==> flow/design.v <==
`timescale 1ns / 1ps
module ADD (
    input [31:0] a,
    input [31:0] b,
    output [32:0] sum
);
    assign sum = a + b;
endmodule
module SUB (
    input [31:0] a,
    input [31:0] b,
    output [32:0] diff
);
    assign diff = a - b;
endmodule
module AND (
    input [31:0] a,
    input [31:0] b,
    output [31:0] res
);
    assign res = a & b;
endmodule
module OR (
    input [31:0] a,
    input [31:0] b,
    output [31:0] res
);
    assign res = a | b;
endmodule
module XOR (
    input [31:0] a,
    input [31:0] b,
    output [31:0] res
);
    assign res = a ^ b;
endmodule
module NOT (
    input [31:0] a,
    output [31:0] res
);
    assign res = ~a;
endmodule
module SLA (
    input [31:0] a,
    input  b,
    output [31:0] res
);
    assign res = a << b;
endmodule
module SRA (
    input [31:0] a,
    input  b,
    output [31:0] res
);
    wire [31:0] y,resu;
    assign y = a;
    assign resu = y >> b;
    assign res = {a[31],resu[30:0]};
endmodule
module SRL (
    input [31:0] a,
    input  b,
    output [31:0] res
);
    assign res = a >> b;
endmodule
module ALU (
    input [31:0] a,
    input [31:0] b,
    input [3:0] opcode,
    input en,
    output reg [31:0] res
);
    wire [31:0] ano,oro,xoo,noo,slao,srao,srlo;
    wire [32:0] ado,suo;
    ADD func1(a,b,ado);
    SUB func2(a,b,suo);
    AND func3(a,b,ano);
    OR func4(a,b,oro);
    XOR func5(a,b,xoo);
    NOT func6(a,noo);
    SLA func7(a,b[0],slao);
    SRA func8(a,b[0],srao);
    SRL func9(a,b[0],srlo);
    always @(*) begin
        case(opcode)
            4'b0000: res = ado[31:0];
            4'b0001: res = suo[31:0];
            4'b0010: res = ano;
            4'b0011: res = oro;
            4'b0100: res = xoo;
            4'b0101: res = noo;
            4'b0110: res = slao;
            4'b0111: res = srao;
            4'b1000: res = srlo;
            4'b1001: res = a + 4;
            4'b1010: res = a - 4;
            4'b1011: res = a;
            default: res = 32'd0;
        endcase
    end
endmodule
module regBank (
    input clk,
    input reset,
    input [4:0] rd1,
    input [4:0] rd2,
    input [4:0] wr,
    input [31:0] data_in,
    input we,
    input re1,
    input re2,
    output [31:0] data_out1,
    output [31:0] data_out2,
    input [1:0] incdec
    );
    reg [31:0] regi [1:15];
    reg [31:0] sp;
    wire [31:0] temp = 32'd0;
    always @(posedge clk) begin
        if(we) begin
            if(wr != 5'd0 && wr < 5'd16) regi[wr] <= data_in;
        end
    end
    always @(posedge clk) begin
        if(reset) sp <= 32'd900;
        else if(incdec == 2'b01) begin
            sp <= sp + 32'd4;
        end
        else if(incdec == 2'b10) begin
            sp <= sp - 32'd4;
        end
        else if(we && wr == 5'd16) sp <= data_in;
    end
    function [31:0] rdreg(input [4:0] r);
        if(r == 5'd0 || r > 5'd16) rdreg = 32'd0;
        else if(r == 5'd16) rdreg = sp;
        else rdreg = regi[r[3:0]];
    endfunction
    assign data_out1 = re1 ? rdreg(rd1) : temp;
    assign data_out2 = re2 ? rdreg(rd2) : temp;
endmodule
module CheckReg (
    input clk,
    input re,
    input we,
    input [31:0] data_in,
    output [31:0] data_out
);
    reg [31:0] data;
    wire [31:0] temp = 32'd0;
    always @(posedge clk) begin
        if(we) data <= data_in;
    end
    assign data_out = re ? data : temp;
endmodule
module CheckRegR (
    input clk,
    input reset,
    input re,
    input we,
    input [31:0] data_in,
    output [31:0] data_out
);
    reg [31:0] data;
    wire [31:0] temp = 32'd0;
    always @(posedge clk) begin
        if(reset) data <= 32'd0;
        else if(we) data <= data_in;
    end
    assign data_out = re ? data : temp;
endmodule
module regdecoder (
    input [31:0] ir,
    output [4:0] rd1,
    output [4:0] rd2,
    output [4:0] wr
);
    assign rd1 = (ir[31:28] == 4'b0101 || ir[31:28] == 4'b0111)?5'b10000:ir[27:23];
    assign rd2 = (ir[31:28] == 4'b0110)?5'd16:(ir[31:28] == 4'b0101)?ir[27:23]:ir[22:18];
    assign wr = (ir[31:28] == 0) ? ir[17:13] : (ir[31:28] == 4'b0101)?ir[27:23]:ir[22:18];
endmodule
`timescale 1ns / 1ps
module signextend1 (
    input [13:0] imm1,
    input en,
    output [31:0] extout
);
    assign extout = imm1[13] ? {18'b111111111111111111,imm1} : {18'd0,imm1};
endmodule
module signextend2 (
    input [27:0] imm2,
    input en,
    output [31:0] extout
);
    assign extout = imm2[27] ? {{2'b11,imm2},{2'b00}} : {{2'd0,imm2},2'b00}; 
endmodule
module signextend3 (
    input [8:0] shamt,
    input en,
    output [31:0] extout
);
    assign extout = shamt[8] ? {23'b11111111111111111111111,shamt} : {23'd0,shamt};
endmodule
module signextend4 (
    input [18:0] shamt1,
    input en,
    output [31:0] extout
);
    assign extout = shamt1[18] ? {11'b11111111111,shamt1,2'd0} : {11'd0,shamt1,2'd0};
endmodule
module pcselect (
    input [31:0] lmdo,npco,
    input select,
    output [31:0] pco
);
    assign pco = (select == 1'b1) ? lmdo : npco;
endmodule
module Mux2_1 (
    input [31:0] in1,
    input [31:0] in2,
    input sel,
    output [31:0] out
);
    assign out = sel ? in2 : in1;
endmodule
module Mux4_1 (
    input [31:0] in1,
    input [31:0] in2,
    input [31:0] in3,
    input [31:0] in4,
    input [1:0] sel,
    output [31:0] out
);
    assign out = (sel == 2'b00) ? in1 : (sel == 2'b01) ? in2 : (sel == 2'b10) ? in3 : in4;
endmodule
`timescale 1ns / 1ps
module incr (
    input [31:0] in,
    output [31:0] out
);
    assign out = in + 4;
endmodule
module conditionb (
    input [31:0] val,
    input [2:0] cond,
    output flag
);
    assign flag = (cond == 3'b000) ? 1'b0 : (cond == 3'b001) ? (val[31] ) ? 1'b1 : 1'b0 : (cond == 3'b010) ? (val[31] == 0) ? 1'b1 : 1'b0 : (cond == 3'b011) ? (val == 0 ) ? 1'b1 : 1'b0 : 1'b1;
endmodule
`timescale 1ns / 1ps
module controlunit (
    input clk,
    input en,
    input reset,
    input [31:0] ir,
    output reg pcre,pcwe,npcre,npcwe,regbwe,regbre1,regbre2,sgen,alumux1sel,alumux2sel,aluoutre,aluoutwe,Are,Awe,Bre,Bwe,dmemwe,lmdre,lmdwe,reginmuxsel,irwe,
    output reg [1:0] immmuxsel,
    output reg [3:0] alusel,
    output reg [2:0] cond,
    output reg [1:0] incdec,
    output reg swap,select,
    output halted
);
    reg [3:0] mainstate;
    reg [3:0] substate;
    reg [31:0] irst;
    assign halted = (mainstate == 4'd12);
    always @(posedge clk) begin
        if(reset) begin
            mainstate <= 4'd0;
            substate <= 4'd0;
            {pcre,pcwe,npcre,npcwe,regbwe,regbre1,regbre2,sgen,alumux1sel,alumux2sel,aluoutre,aluoutwe,Are,Awe,Bre,Bwe,dmemwe,lmdre,lmdwe,reginmuxsel,irwe} <= 21'd0;
            immmuxsel <= 2'd0;
            alusel <= 4'd0;
            cond <= 3'd0;
            incdec <= 2'd0;
            swap <= 1'b0;
            select <= 1'b0;
        end
        else begin
        case (mainstate)
            4'd0: begin
                if(en) begin
                pcre <= 1;
                npcwe <= 1;
                irwe <= 1;
                mainstate <= 4'd1;
                end
            end 
            4'd1: begin
                pcre <= 1;
                npcwe <= 0;
                irwe <= 0;
                mainstate <= 4'd2;
                select <= 1'd0;
            end
            4'd2: begin
                irst <= ir;
                if(ir[31:28] == 4'b1000) mainstate <= 4'd4;
                else mainstate <= ir[31:28] + 3;
                pcre <= 0;
            end
            4'd3: begin
                case (substate)
                    4'd0: begin
                        regbwe <= 0;
                        regbre1 <= 1;
                        regbre2 <= 1;
                        substate <= 4'd1;
                        sgen <= 1'b1;
                        Awe <= 1;
                        Bwe <= 1;
                        immmuxsel <= 2'b10;
                    end 
                    4'd1: begin
                        regbre1 <= 0;
                        regbre2 <= 0;
                        substate <= 4'd2;
                        Awe <= 0;
                        Bwe <= 0;
                        Are <= 1;
                        Bre <= 1;
                        alumux1sel <= 0;
                        alumux2sel <= 0;
                        alusel <= irst[3:0];
                    end
                    4'd2: begin
                        substate <= 4'd3;
                        aluoutwe <= 1;
                    end
                    4'd3: begin
                        substate <= 4'd4;
                        aluoutwe <= 0;
                        aluoutre <= 1;
                        reginmuxsel <= 1;
                        cond <= 3'b000;
                        npcre <= 1;
                        pcwe <= 1;
                        regbwe <= 1;
                    end
                    4'd4: begin
                        substate <= 4'd0;
                        mainstate <= 4'd0;
                        aluoutre <= 0;
                        reginmuxsel <= 0;
                        cond <= 3'b000;
                        npcre <= 0;
                        pcwe <= 0;
                        regbwe <= 0;
                    end
                    default: 
                    substate <= 4'd0;
                endcase
            end
            4'd4: begin
                case (substate)
                    4'd0: begin
                        regbwe <= 0;
                        regbre1 <= 1;
                        regbre2 <= 0;
                        substate <= 4'd1;
                        sgen <= 1'b1;
                        Awe <= 1;
                        Bwe <= 0;
                        immmuxsel <= 2'b00;
                    end
                    4'd1: begin
                        regbre1 <= 0;
                        substate <= 4'd2;
                        Awe <= 0;
                        Are <= 1;
                        alumux1sel <= 0;
                        alumux2sel <= 1;
                        alusel <= irst[3:0];
                    end
                    4'd2: begin
                        substate <= 4'd3;
                        aluoutwe <= 1;
                    end
                    4'd3: begin
                        substate <= 4'd4;
                        aluoutwe <= 0;
                        aluoutre <= 1;
                        reginmuxsel <= 1;
                        cond <= 3'b000;
                        npcre <= 1;
                        pcwe <= 1;
                        regbwe <= 1;
                    end
                    4'd4: begin
                        substate <= 4'd0;
                        mainstate <= 4'd0;
                        aluoutre <= 0;
                        reginmuxsel <= 0;
                        cond <= 3'b000;
                        npcre <= 0;
                        pcwe <= 0;
                        regbwe <= 0;
                    end
                    default:
                    substate <= 4'd0;
                endcase
            end 
            4'd5 : begin
                case (substate)
                    4'd0: begin
                        regbwe <= 0;
                        regbre1 <= 1;
                        regbre2 <= 1;
                        substate <= 4'd1;
                        sgen <= 1'b1;
                        Awe <= 1;
                        Bwe <= 1;
                        immmuxsel <= 2'b00;
                    end
                    4'd1: begin
                        regbre1 <= 0;
                        regbre2 <= 0;
                        substate <= 4'd2;
                        Awe <= 0;
                        Are <= 1;
                        Bwe <= 0;
                        Bre <= 1;
                        alumux1sel <= 0;
                        alumux2sel <= 1;
                        alusel <= 4'd0;
                    end
                    4'd2: begin
                        substate <= 4'd3;
                        aluoutwe <= 1;
                    end
                    4'd3: begin
                        aluoutwe <= 0;
                        aluoutre <= 1;
                        cond <= 3'b000;
                        npcre <= 1;
                        pcwe <= 1;
                        if(irst[0]==0) begin
                            substate <= 4'd4;
                            lmdwe <= 1'b1;
                            lmdre <= 1'b1;
                            reginmuxsel <= 1'b0;
                        end
                        else begin
                            substate <= 4'd5;
                            dmemwe <= 1'b1;
                        end
                    end
                    4'd4: begin
                        lmdwe <= 1'b0;
                        regbwe <= 1'b1;
                        substate <= 4'd6;
                    end
                    4'd5: begin
                        dmemwe <= 1'b0;
                        regbwe <= 1'b0;
                        substate <= 4'd6;
                    end
                    4'd6: begin
                        substate <= 4'd0;
                        mainstate <= 4'd0;
                        aluoutre <= 0;
                        cond <= 3'b000;
                        npcre <= 0;
                        pcwe <= 0;
                        regbwe <= 0;
                    end
                    default:
                    substate <= 4'd0;
                endcase
            end
            4'd6 : begin
                case (substate)
                    4'd0: begin
                        sgen <= 1'b1;
                        regbwe <= 0;
                        immmuxsel <= 2'b01;
                        substate <= 4'd1;
                        npcre <= 1'b1;
                        alumux1sel <= 1'b1;
                        alumux2sel <= 1'b1;
                        alusel <= 4'd0;
                        aluoutwe <= 1'b1;
                    end 
                    4'd1: begin
                        substate <= 4'd2;
                        aluoutwe <= 0;
                        aluoutre <= 1'b1;
                        cond <= 3'b100;
                        pcwe <= 1'b1;
                        regbwe <= 1'b0;
                    end
                    4'd2: begin
                        substate <= 4'd0;
                        aluoutre <= 0;
                        cond <= 3'b000;
                        npcre <= 0;
                        pcwe <= 0;
                        regbwe <= 0;
                        mainstate <= 4'd0;
                    end
                    default: 
                    substate <= 4'd0;
                endcase
            end
            4'd7: begin
                case (substate)
                    4'd0: begin
                        regbwe <= 0;
                        regbre1 <= 1;
                        regbre2 <= 0;
                        substate <= 4'd1;
                        sgen <= 1'b1;
                        Awe <= 1;
                        Bwe <= 0;
                        immmuxsel <= 2'b11;
                    end
                    4'd1: begin
                        regbre1 <= 0;
                        substate <= 4'd2;
                        npcre <= 1'b1;
                        Awe <= 0;
                        Are <= 1;
                        alumux1sel <= 1;
                        alumux2sel <= 1;
                        alusel <= 4'd0;
                        aluoutwe <= 1'b1;
                        cond <= irst[2:0] + 1;
                    end
                    4'd2: begin
                        substate <= 4'd3;
                        aluoutwe <= 0;
                        aluoutre <= 1'b1;
                        pcwe <= 1'b1;
                        regbwe <= 1'b0;
                    end
                    4'd3: begin
                        substate <= 4'd0;
                        aluoutre <= 0;
                        cond <= 3'b000;
                        npcre <= 0;
                        pcwe <= 0;
                        regbwe <= 0;
                        mainstate <= 4'd0;
                    end
                    default: 
                    substate <= 4'd0;
                endcase
            end
            4'd8: begin
                case (substate)
                    4'd0: begin
                        regbwe <= 0;
                        regbre1 <= 0;
                        regbre2 <= 1;
                        Awe <= 0;
                        Bwe <= 1;
                        if(irst[0] == 1'b0) begin
                        incdec <= 2'b10;
                        substate <= 4'd1;
                        end
                        else begin
                        incdec <= 2'b01;
                        substate <= 4'd2;
                        end
                    end
                    4'd1: begin
                        regbre2 <= 0;
                        substate <= 4'd3;
                        Are <= 1;
                        aluoutwe <= 1'b0;
                        regbre1 <= 1'b1;
                        Awe <= 1'b1;
                        alumux1sel <= 1'b0;
                        alusel <= 4'b1001;
                        incdec <= 2'b00;
                        Bwe <= 1'b0;
                    end
                    4'd3: begin
                        regbre2 <= 0;
                        substate <= 4'd4;
                        Are <= 1;
                        aluoutwe <= 1'b1;
                        regbre1 <= 1'b0;
                        Awe <= 1'b0;
                    end
                    4'd4: begin
                        substate <= 4'd5;
                        aluoutre <= 1'b1;
                        Bre <= 1;
                        dmemwe <= 1'b1;
                        npcre <= 1'b1;
                        pcwe <= 1'b1;
                        cond <= 3'b000;
                    end
                    4'd5: begin
                        substate <= 4'd0;
                        mainstate <= 4'd0;
                        aluoutre <= 0;
                        dmemwe <= 1'b0;
                        npcre <= 0;
                        pcwe <= 0;
                        cond <= 3'b000;
                    end
                    4'd2: begin
                        regbre2 <= 0;
                        substate <= 4'd6;
                        Are <= 1;
                        aluoutwe <= 1'b0;
                        regbre1 <= 1'b1;
                        Awe <= 1'b1;
                        alumux1sel <= 1'b0;
                        alusel <= 4'b1011;
                        incdec <= 2'b00;
                    end
                    4'd6: begin
                        regbre2 <= 0;
                        substate <= 4'd7;
                        Are <= 1;
                        aluoutwe <= 1'b1;
                        regbre1 <= 1'b0;
                        Awe <= 1'b0;
                    end
                    4'd7: begin
                        substate <= 4'd8;
                        aluoutre <= 1'b1;
                        Bre <= 0;
                        npcre <= 1'b1;
                        pcwe <= 1'b1;
                        cond <= 3'b000;
                        lmdwe <= 1'b1;
                    end
                    4'd8: begin
                        substate <= 4'd9;
                        aluoutre <= 0;
                        npcre <= 0;
                        pcwe <= 0;
                        cond <= 3'b000;
                        lmdwe <= 1'b0;
                        lmdre <= 1'b1;
                        reginmuxsel <= 1'b0;
                        regbwe <= 1'b1;
                    end
                    4'd9: begin
                        substate <= 4'd0;
                        mainstate <= 4'd0;
                        lmdre <= 1'b0;
                        reginmuxsel <= 1'b0;
                        regbwe <= 1'b0;
                        cond <= 3'b000;
                        npcre <= 0;
                        pcwe <= 0;
                        Bwe <= 0;
                    end
                    default: 
                    substate <= 4'd0;
                endcase
            end
            4'd9: begin
                case (substate)
                    4'd0: begin
                        incdec <= 2'b00;
                        regbwe <= 0;
                        substate <= 4'd1;
                        sgen <= 1'b1;
                        npcre <= 1'b1;
                    end 
                    4'd1: begin
                        substate <= 4'd2;
                        regbre2 <= 1'b1;
                        Awe <= 1;
                        Bwe <= 1;
                        alumux1sel <= 1'b1;
                        alusel <= 4'b1011;
                        Are <= 1'b1;
                        Bre <= 1'b1;
                        incdec <= 2'b00;
                    end
                    4'd2: begin
                        substate <= 4'd3;
                        aluoutwe <= 1'b1;
                        aluoutre <= 1'b1;
                        regbre1 <= 1'b0;
                        Awe <= 1'b0;
                        Bwe <= 1'b0;
                    end
                    4'd3: begin
                        substate <= 4'd4;
                        aluoutwe <= 1'b0;
                        aluoutre <= 1'b1;
                        swap <= 1'b1;
                        dmemwe <= 1'b1;
                    end
                    4'd4: begin
                        substate <= 4'd5;
                        aluoutre <= 1;
                        dmemwe <= 1'b1;
                        swap <= 1'b1;
                        npcre <= 1'b1;
                        pcwe <= 1'b0;
                        cond <= 3'b000;
                    end
                    4'd5: begin
                        swap <= 0;
                        dmemwe <= 0;
                        substate <= 4'd6;
                        npcre <= 1'b1;
                        cond <= 3'b000;
                        sgen <= 1'b1;
                        immmuxsel <= 2'b01;
                        alumux1sel <= 1'b1;
                        alumux2sel <= 1'b1;
                        alusel <= 4'b0000;
                        aluoutwe <= 1'b1;
                        aluoutre <= 1'b1;
                        incdec <= 2'b10;
                    end
                    4'd6: begin
                        substate <= 4'd7;
                        aluoutwe <= 1'b0;
                        aluoutre <= 1'b1;
                        Awe <= 1'b0;
                        Bwe <= 1'b0;
                        cond <= 3'b100;
                        regbwe <= 1'b0;
                        pcwe <= 1'b1;
                        incdec <= 2'b00;
                    end
                    4'd7: begin
                        substate <= 4'd0;
                        aluoutre <= 0;
                        cond <= 3'b000;
                        npcre <= 0;
                        pcwe <= 0;
                        regbwe <= 0;
                        mainstate <= 4'd0;
                    end
                    default:
                    substate <= 4'd0; 
                endcase
            end
            4'd10: begin
                case (substate)
                    4'd0: begin
                        substate <= 4'd1;
                        regbre1 <= 1'b1;
                        Awe <= 1'b1;
                        Are <= 1'b1;
                        alumux1sel <= 1'b0;
                        alusel <= 4'b1001;
                        incdec <= 2'b00;
                    end
                    4'd1: begin
                        substate <= 4'd2;
                        aluoutwe <= 1'b1;
                        aluoutre <= 1'b1;
                        regbre1 <= 1'b0;
                        Awe <= 1'b0;
                        incdec <= 2'b01;
                    end
                    4'd2: begin
                        substate <= 4'd3;
                        aluoutwe <= 1'b0;
                        aluoutre <= 1'b1;
                        regbre2 <= 1'b0;
                        Bwe <= 1'b0;
                        Bre <= 1'b0;
                        incdec <= 2'b00;
                        lmdwe <= 1'b1;
                    end
                    4'd3: begin
                        substate <= 4'd4;
                        aluoutre <= 0;
                        lmdwe <= 1'b0;
                        lmdre <= 1'b1;
                        reginmuxsel <= 1'b0;
                        regbwe <= 1'b0;
                        select <= 1'b1;
                        cond <= 3'b000;
                        npcre <= 1'b1;
                        pcwe <= 1'b1;
                    end
                    4'd4: begin
                        substate <= 4'd0;
                        mainstate <= 4'd0;
                        lmdre <= 1'b0;
                        select <= 1'b0;
                        pcwe <= 0;
                    end
                    default: 
                    substate <= 4'd0;
                endcase
            end
            4'd12: begin
                mainstate <= mainstate;
            end
            4'd13: begin
                case (substate)
                    4'd0: begin
                        cond <= 3'b000;
                        npcre <= 1'b1;
                        pcwe <= 1'b1;
                        substate <= 4'd1;
                    end 
                    4'd1: begin
                        substate <= 0;
                        mainstate <= 0;
                        npcre <= 0;
                        pcwe <= 0;
                    end
                    default: 
                    substate <= 4'd0;
                endcase
            end
        endcase
    end
    end
endmodule
`timescale 1ns / 1ps
module topmodule (
    input clk,
    input en,reset,
    output [31:0] imem_addr,
    input  [31:0] imem_rdata,
    output [31:0] dmem_addr,
    output [31:0] dmem_wdata,
    output dmem_we,
    input  [31:0] dmem_rdata,
    output halted
);
    wire pcre,pcwe,npcre,npcwe,regbwe,regbre1,regbre2,sgen,alumux1sel,alumux2sel,aluoutre,aluoutwe,Are,Awe,Bre,Bwe,dmemwe,lmdre,lmdwe,reginmuxsel,irwe,swap,select;
    wire [1:0] immmuxsel,incdec;
    wire [3:0] alusel;
    wire [2:0] cond;
    wire [31:0] ir;
    controlunit cu(clk,en,reset,ir,pcre,pcwe,npcre,npcwe,regbwe,regbre1,regbre2,sgen,alumux1sel,alumux2sel,aluoutre,aluoutwe,Are,Awe,Bre,Bwe,dmemwe,lmdre,lmdwe,reginmuxsel,irwe,immmuxsel,alusel,cond,incdec,swap,select,halted);
    datapath dp(clk,reset,pcre,pcwe,npcre,npcwe,regbwe,regbre1,regbre2,sgen,alumux1sel,alumux2sel,aluoutre,aluoutwe,Are,Awe,Bre,Bwe,dmemwe,lmdre,lmdwe,reginmuxsel,irwe,immmuxsel,cond,alusel,ir,incdec,swap,select,
                imem_addr,imem_rdata,dmem_addr,dmem_wdata,dmem_we,dmem_rdata);
endmodule
`timescale 1ns / 1ps
module datapath (
    input clk,
    input reset,
    input pcre,pcwe,npcre,npcwe,regbwe,regbre1,regbre2,sgen,alumux1sel,alumux2sel,aluoutre,aluoutwe,Are,Awe,Bre,Bwe,dmemwe,lmdre,lmdwe,reginmuxsel,irwe,
    input [1:0] immmuxsel,
    input[2:0] cond,
    input [3:0] alusel,
    output [31:0] dpout,
    input [1:0] incdec,
    input swap,select,
    output [31:0] imem_addr,
    input  [31:0] imem_rdata,
    output [31:0] dmem_addr,
    output [31:0] dmem_wdata,
    output dmem_we,
    input  [31:0] dmem_rdata
);
    wire [4:0] rd1,rd2,wr;
    wire flag;
    wire [31:0] pcdatout,npcout,pcplus4,irout,inst,regbdata_out1,regbdata_out2,sg1out,sg2out,sg3out,sg4out,siexval,alumux1out,alumux2out,aluresult,aluoutout,Aout,Bout,dmemout,pcdatin,lmdout,regbdata_in,pcin;
    CheckRegR pc(clk,reset,pcre,pcwe,pcdatin,pcdatout);
    incr pcp4(pcdatout,pcplus4);
    CheckReg npc(clk,npcre,npcwe,pcplus4,npcout);
    assign imem_addr = pcdatout;
    assign inst = imem_rdata;
    assign dpout = inst;
    CheckReg ir(clk,1'b1,irwe,inst,irout);
    regdecoder rd(irout,rd1,rd2,wr);
    regBank regb(clk,reset,rd1,rd2,wr,regbdata_in,regbwe,regbre1,regbre2,regbdata_out1,regbdata_out2,incdec);
    CheckReg A(clk,Are,Awe,regbdata_out1,Aout);
    CheckReg B(clk,Bre,Bwe,regbdata_out2,Bout);
    signextend1 sg1(irout[17:4],sgen,sg1out);
    signextend2 sg2(irout[27:0],sgen,sg2out);
    signextend3 sg3(irout[12:4],sgen,sg3out);
    signextend4 sg4(irout[22:4],sgen,sg4out);
    Mux4_1 immmux(sg1out,sg2out,sg3out,sg4out,immmuxsel,siexval);
    Mux2_1 alumux1(Aout,npcout,alumux1sel,alumux1out);
    Mux2_1 alumux2(Bout,siexval,alumux2sel,alumux2out);
    ALU alu(alumux1out,alumux2out,alusel,1'b1,aluresult);
    CheckReg aluout(clk,aluoutre,aluoutwe,aluresult,aluoutout);
    assign dmem_addr = swap ? Bout : aluoutout;
    assign dmem_wdata = swap ? aluoutout : Bout;
    assign dmem_we = dmemwe;
    assign dmemout = dmem_rdata;
    CheckReg LMD(clk,lmdre,lmdwe,dmemout,lmdout);
    conditionb cdb(Aout,cond,flag);
    Mux2_1 pcmux(npcout,aluoutout,flag,pcin);
    pcselect selector(lmdout,pcin,select,pcdatin);
    Mux2_1 reginmux(lmdout,aluoutout,reginmuxsel,regbdata_in);
endmodule
Step by step through the tools: topmodule --
What the tools print for topmodule, step after step. Lines are those of the file above, counted from 1. Cell names lack the library's common part. Not given: n/a
Set-up: top module topmodule, clock port clk, library sky130hd, corner tt_025C_1v80

Word level --
Source: Yosys, flattened and elaborated, memories not mapped. Widths are those after wreduce. Registers that Yosys merges into a memory's read port (data or address) are not register bits. Print and check cells do not count. Equal cells are merged and count once. Yosys's memory passes give these memory sizes; they may raise the number of words (mostly to a power of two), join words into wider ones and drop unused or constant bits.
Cells by class: reduce/logical cells 98, add/sub/neg operators 9, multiplexer cells 159, bitwise logic cells 7, shift-type cells 2, order comparisons 3, equality and inequality tests 131
Operator list (count):
- two-way mux 32 bit | 27
- parallel mux 32 bit (select 12 bit) | 1
- adder 32 x 3 -> 32 bit (second input constant) | 3
- subtractor 32 x 3 -> 32 bit (second input constant) | 2
- inequality test 3 x 1 -> 1 bit (second input constant) | 21
- parallel mux 1 bit (select 2 bit) | 31
- equality test 4 x 3 -> 1 bit (second input constant) | 15
- two-way mux 4 bit | 14
- inequality test 2 x 1 -> 1 bit (second input constant) | 26
- inequality test 3 x 2 -> 1 bit (second input constant) | 16
- equality test 4 bit (second input constant) | 12
- OR reduction 2 bit | 23
- parallel mux 4 bit (select 10 bit) | 1
- OR reduction 3 bit | 13
- left shift 32 x 1 -> 32 bit | 1
- >> shifter 32 x 1 -> 32 bit | 1
- adder 32 bit | 1
- subtractor 32 bit | 1
- AND 32 bit | 1
- OR 32 bit | 1
- bitwise XOR 32 bit | 1
- inverter 32 bit | 1
- zero test 32 bit | 1
- parallel mux 4 bit (select 8 bit) | 1
- two-way mux 1 bit | 32
- AND reduction 6 bit | 5
- inequality test 2 bit (second input constant) | 14
- parallel mux 4 bit (select 7 bit) | 1
Not listed: further kinds 54, cells in them 142.
Bit counts: flip-flop bits (word level) 300, memories 1, RAM bits 480, output and inout bits 98, elaborated cells 446, input bits 67
Memories:
- dp.regb.regi | words 15, bits a word 32, read ports 2, wr ports 1, RTL line 117 | reg [31:0] regi [1:15];

Longest topological paths --
Depth = most cells in a row (Yosys ltp): at word level without a register or memory, in the mapped netlist without a sequential cell, where the memories' decode and read muxes count.
Depth: depth after elaboration 9, ABC_AREA 1, depth in mapped cells 31, mapped depth without buffers 29

Mapped cells and area --
Yosys stat after the flow's synthesis: flattened, memories mapped to cells. It holds for the ABC_AREA given above (unset counts as 0); a run with the other value may have another netlist. Totals and module areas in this step are rounded.
Synthesis totals: sequential part of the area 23000 um^2, mapped cells 6019, buffers 372, flip-flops 787, chip area (Yosys) 49000 um^2
Cells by type:
- edfxtp_1 | count 676, area in all 2.03E+04 um^2
- nand2_1 | count 1123, area in all 4.22E+03 um^2
- o21ai_0 | count 771, area in all 3.86E+03 um^2
- nor2_1 | count 629, area in all 2.36E+03 um^2
- dfxtp_1 | count 111, area in all 2.22E+03 um^2
- inv_1 | count 554, area in all 2.08E+03 um^2
- a21oi_1 | count 389, area in all 1.95E+03 um^2
- nand3_1 | count 347, area in all 1.74E+03 um^2
- ha_1 | count 133, area in all 1.66E+03 um^2
- o211ai_1 | count 156, area in all 1.17E+03 um^2
- clkbuf_1 | count 255, area in all 957.168 um^2
- o22ai_1 | count 96, area in all 600.576 um^2
- xor2_1 | count 67, area in all 586.813 um^2
- buf_2 | count 82, area in all 410.394 um^2
- a211oi_1 | count 51, area in all 382.867 um^2
- o221ai_1 | count 43, area in all 376.611 um^2
- nor3_1 | count 63, area in all 315.302 um^2
- a311oi_1 | count 34, area in all 297.786 um^2
Other cell types: 53; their cells: 439.

Timing after synthesis --
OpenSTA on the mapped netlist: ideal clock, no wires. The path of least setup slack (recovery checks aside). Input and output delay are each 20% of the period. Register names are those of the netlist, which keeps one name where synthesis merged equal registers.
Timing after synthesis: path kind reg2reg, start point reg dp.ir.data[28], end point mem dp.regb.regi[12][0], time at the first pin 0 ps, library setup time 461 ps, stages 11, slack 1149 ps, path buffers 0, required time 5039 ps, clock period 5500 ps, arrival time 3890 ps, delay of the path 4351 ps, synthesis period reached 4351 ps
"delay of the path" = arrival - input delay + setup time. "stages" counts driving pins, that of a launching flip-flop among them; a cell with two outputs on the path counts twice. "synthesis period reached" is the clock period less the worst setup slack; recovery checks do not enter. This is arithmetic on one report: input and output delays are still those of the set period (20% each). The rows between start and end are the longest chain of elaborated cells between them; the timing report does not say that the signal goes this way. Where chains are equally long, one stands for them. A line is the first line of the expression or statement that the cell stems from. Yosys adds cells for indexed reads and writes and turns some case tables into memories. The path ends at the enable pin of a flip-flop; only ways to that pin are counted.
On the way, after synthesis: path through edfxtp_1 > nor2_1 > nand3_2 > inv_1 > nand2_1 > o21a_1 > nand2_1 > nor2_2 > nor3_1 > inv_1 > nor3_1, cells in the longest elaborated chain 7, elaborated cells on any way between the ends 11, those cells by class compare: 1; eq/ne: 1; mux: 6; reduce/logical: 3
Ends and longest elaborated chain, after synthesis:
- from (decl) | RTL line 150 | reg [31:0] data;
- from (assign) | RTL line 153 | if(we) data <= data_in;
- equality test 4 x 3 -> 1 bit | RTL line 181 | assign wr = (ir[31:28] == 0) ? ir[17:13] : (ir[31:28] == 4'b0101)?ir[27:23]:ir[22:18];
- two-way mux 5 bit x2 | RTL line 181
- less-than comparator 5 bit | RTL line 122 | if(wr != 5'd0 && wr < 5'd16) regi[wr] <= data_in;
- logical AND 1 bit | RTL line 122
- two-way mux 4 bit | RTL line 122
- two-way mux 4 bit | RTL line 121 | if(we) begin
- to (decl) | RTL line 117 | reg [31:0] regi [1:15];

Path in the finished layout --
From the final timing report of entry A: the path of least setup slack in the routed layout; clock arrival at registers is part of the times. The report prints the path's times to 10 ps; the period is as set.
Timing after layout: path kind reg2reg, start point reg cu.immmuxsel, end point reg dp.aluout.data[31], required time 5990 ps, arrival time 5670 ps, slack 320 ps, clock period 5500 ps, time at the first pin 770 ps, stages 21, path buffers 0, library setup time 230 ps
An end named without its bit number is one bit of that signal or, where synthesis recoded a state register, one of its new flip-flops. At most two assigning lines are given for a register; there are more.
On the way, after layout: path through dfxtp_1 > nor2_8 > nand2_2 > nand3_1 > nand2_1 > nand2_1 > nand2_1 > inv_1 > nor3_1 > nand4_1 > nand2_1 > xor2_1 > ha_1 > a21oi_1 > o21ai_0 > a221oi_1 > nand3_1 > inv_1 > nand3_1 > nand3_1 > nand3_1
Ends and longest elaborated chain, after layout:
- from (decl) | RTL line 258 | output reg [1:0] immmuxsel,
- from (assign) | RTL line 274 | immmuxsel <= 2'd0;
- from (assign) | RTL line 314 | immmuxsel <= 2'b10;
- to (assign) | RTL line 153 | if(we) data <= data_in;
- to (decl) | RTL line 150 | reg [31:0] data;
No chain of elaborated cells between the ends is given.

FLOW RESULTS
============

Below are 4 stored runs of the flow (Yosys, OpenROAD; platform sky130hd) on topmodule, each with its settings and what was measured, unordered. Constraints: input delay and output delay 20% of the set period each, output load 0.01 pF.
"reached clock period" = clock period - worst setup slack. The figure is calculated, with input and output delays left at 20% of the set period.
"worst path time" is the time allowed to the run's worst setup path (the clock period less input and output delay, where it has them) less its slack. Clock arrival times count: a late capture clock shortens it, a late launch clock lengthens it.
"total power after layout" is the tool's figure for a default switching activity; nothing was simulated.
"worst path time" is known to 10 ps.
Values from the reports are rounded here.

* Entry A | settings: ABC_AREA 1; CAP_MARGIN 35; CELL_PAD_IN_SITES_GLOBAL_PLACEMENT 3; CORE_ASPECT_RATIO 1.57; CORE_UTILIZATION 30; CTS_CLUSTER_DIAMETER 128; CTS_CLUSTER_SIZE 94; PLACE_DENSITY_LB_ADDON 0.11; TNS_END_PERCENT 40; period_ns 5.5; CORE_MARGIN 2; SLEW_MARGIN 20 | results: die area 170000 um^2; total power after layout 27000 uW; standard-cell area after layout 55000 um^2; worst hold slack in the final report 480 ps; worst path time 5180 ps; kind of the worst setup path reg2reg; synthesized cell area 49000 um^2; utilization after routing 34 %; reached clock period 5179 ps; worst setup slack after layout 320 ps
* Entry B | settings: CAP_MARGIN 35; CORE_ASPECT_RATIO 0.77; CORE_MARGIN 8; CORE_UTILIZATION 50; CTS_CLUSTER_DIAMETER 327; CTS_CLUSTER_SIZE 67; GPL_ROUTABILITY_DRIVEN 1; MAX_ROUTING_LAYER met4; SETUP_SLACK_MARGIN -0.11; TNS_END_PERCENT 95; period_ns 8.53; SLEW_MARGIN 20 | results: die area 110000 um^2; total power after layout 13000 uW; standard-cell area after layout 51000 um^2; worst hold slack in the final report 500 ps; worst path time 6490 ps; kind of the worst setup path reg2reg; synthesized cell area 47000 um^2; utilization after routing 54 %; reached clock period 6492 ps; worst setup slack after layout 2000 ps
* Entry C | settings: ABC_AREA 1; CAP_MARGIN 35; CELL_PAD_IN_SITES_GLOBAL_PLACEMENT 3; CORE_ASPECT_RATIO 1.15; CORE_UTILIZATION 15; CTS_CLUSTER_DIAMETER 128; CTS_CLUSTER_SIZE 94; GPL_ROUTABILITY_DRIVEN 0; HOLD_SLACK_MARGIN 0.18; MAX_ROUTING_LAYER met4; PLACE_DENSITY_LB_ADDON 0.11; SETUP_SLACK_MARGIN 0.33; SLEW_MARGIN 25; TNS_END_PERCENT 90; period_ns 5.5; CORE_MARGIN 2 | results: die area 330000 um^2; total power after layout 29000 uW; standard-cell area after layout 59000 um^2; worst hold slack in the final report 470 ps; worst path time 4790 ps; kind of the worst setup path reg2reg; synthesized cell area 49000 um^2; utilization after routing 18 %; reached clock period 4789 ps; worst setup slack after layout 710 ps
* Entry D | settings: ABC_AREA 1; CAP_MARGIN 35; CELL_PAD_IN_SITES_GLOBAL_PLACEMENT 3; CORE_ASPECT_RATIO 1.15; CORE_UTILIZATION 15; CTS_CLUSTER_DIAMETER 128; CTS_CLUSTER_SIZE 94; GPL_ROUTABILITY_DRIVEN 0; HOLD_SLACK_MARGIN 0.18; PLACE_DENSITY_LB_ADDON 0.11; SETUP_SLACK_MARGIN 0.33; SLEW_MARGIN 40; TNS_END_PERCENT 40; period_ns 5.5; CORE_MARGIN 2 | results: die area 330000 um^2; total power after layout 29000 uW; standard-cell area after layout 58000 um^2; worst hold slack in the final report 470 ps; worst path time 4920 ps; kind of the worst setup path reg2reg; synthesized cell area 49000 um^2; utilization after routing 18 %; reached clock period 4919 ps; worst setup slack after layout 580 ps
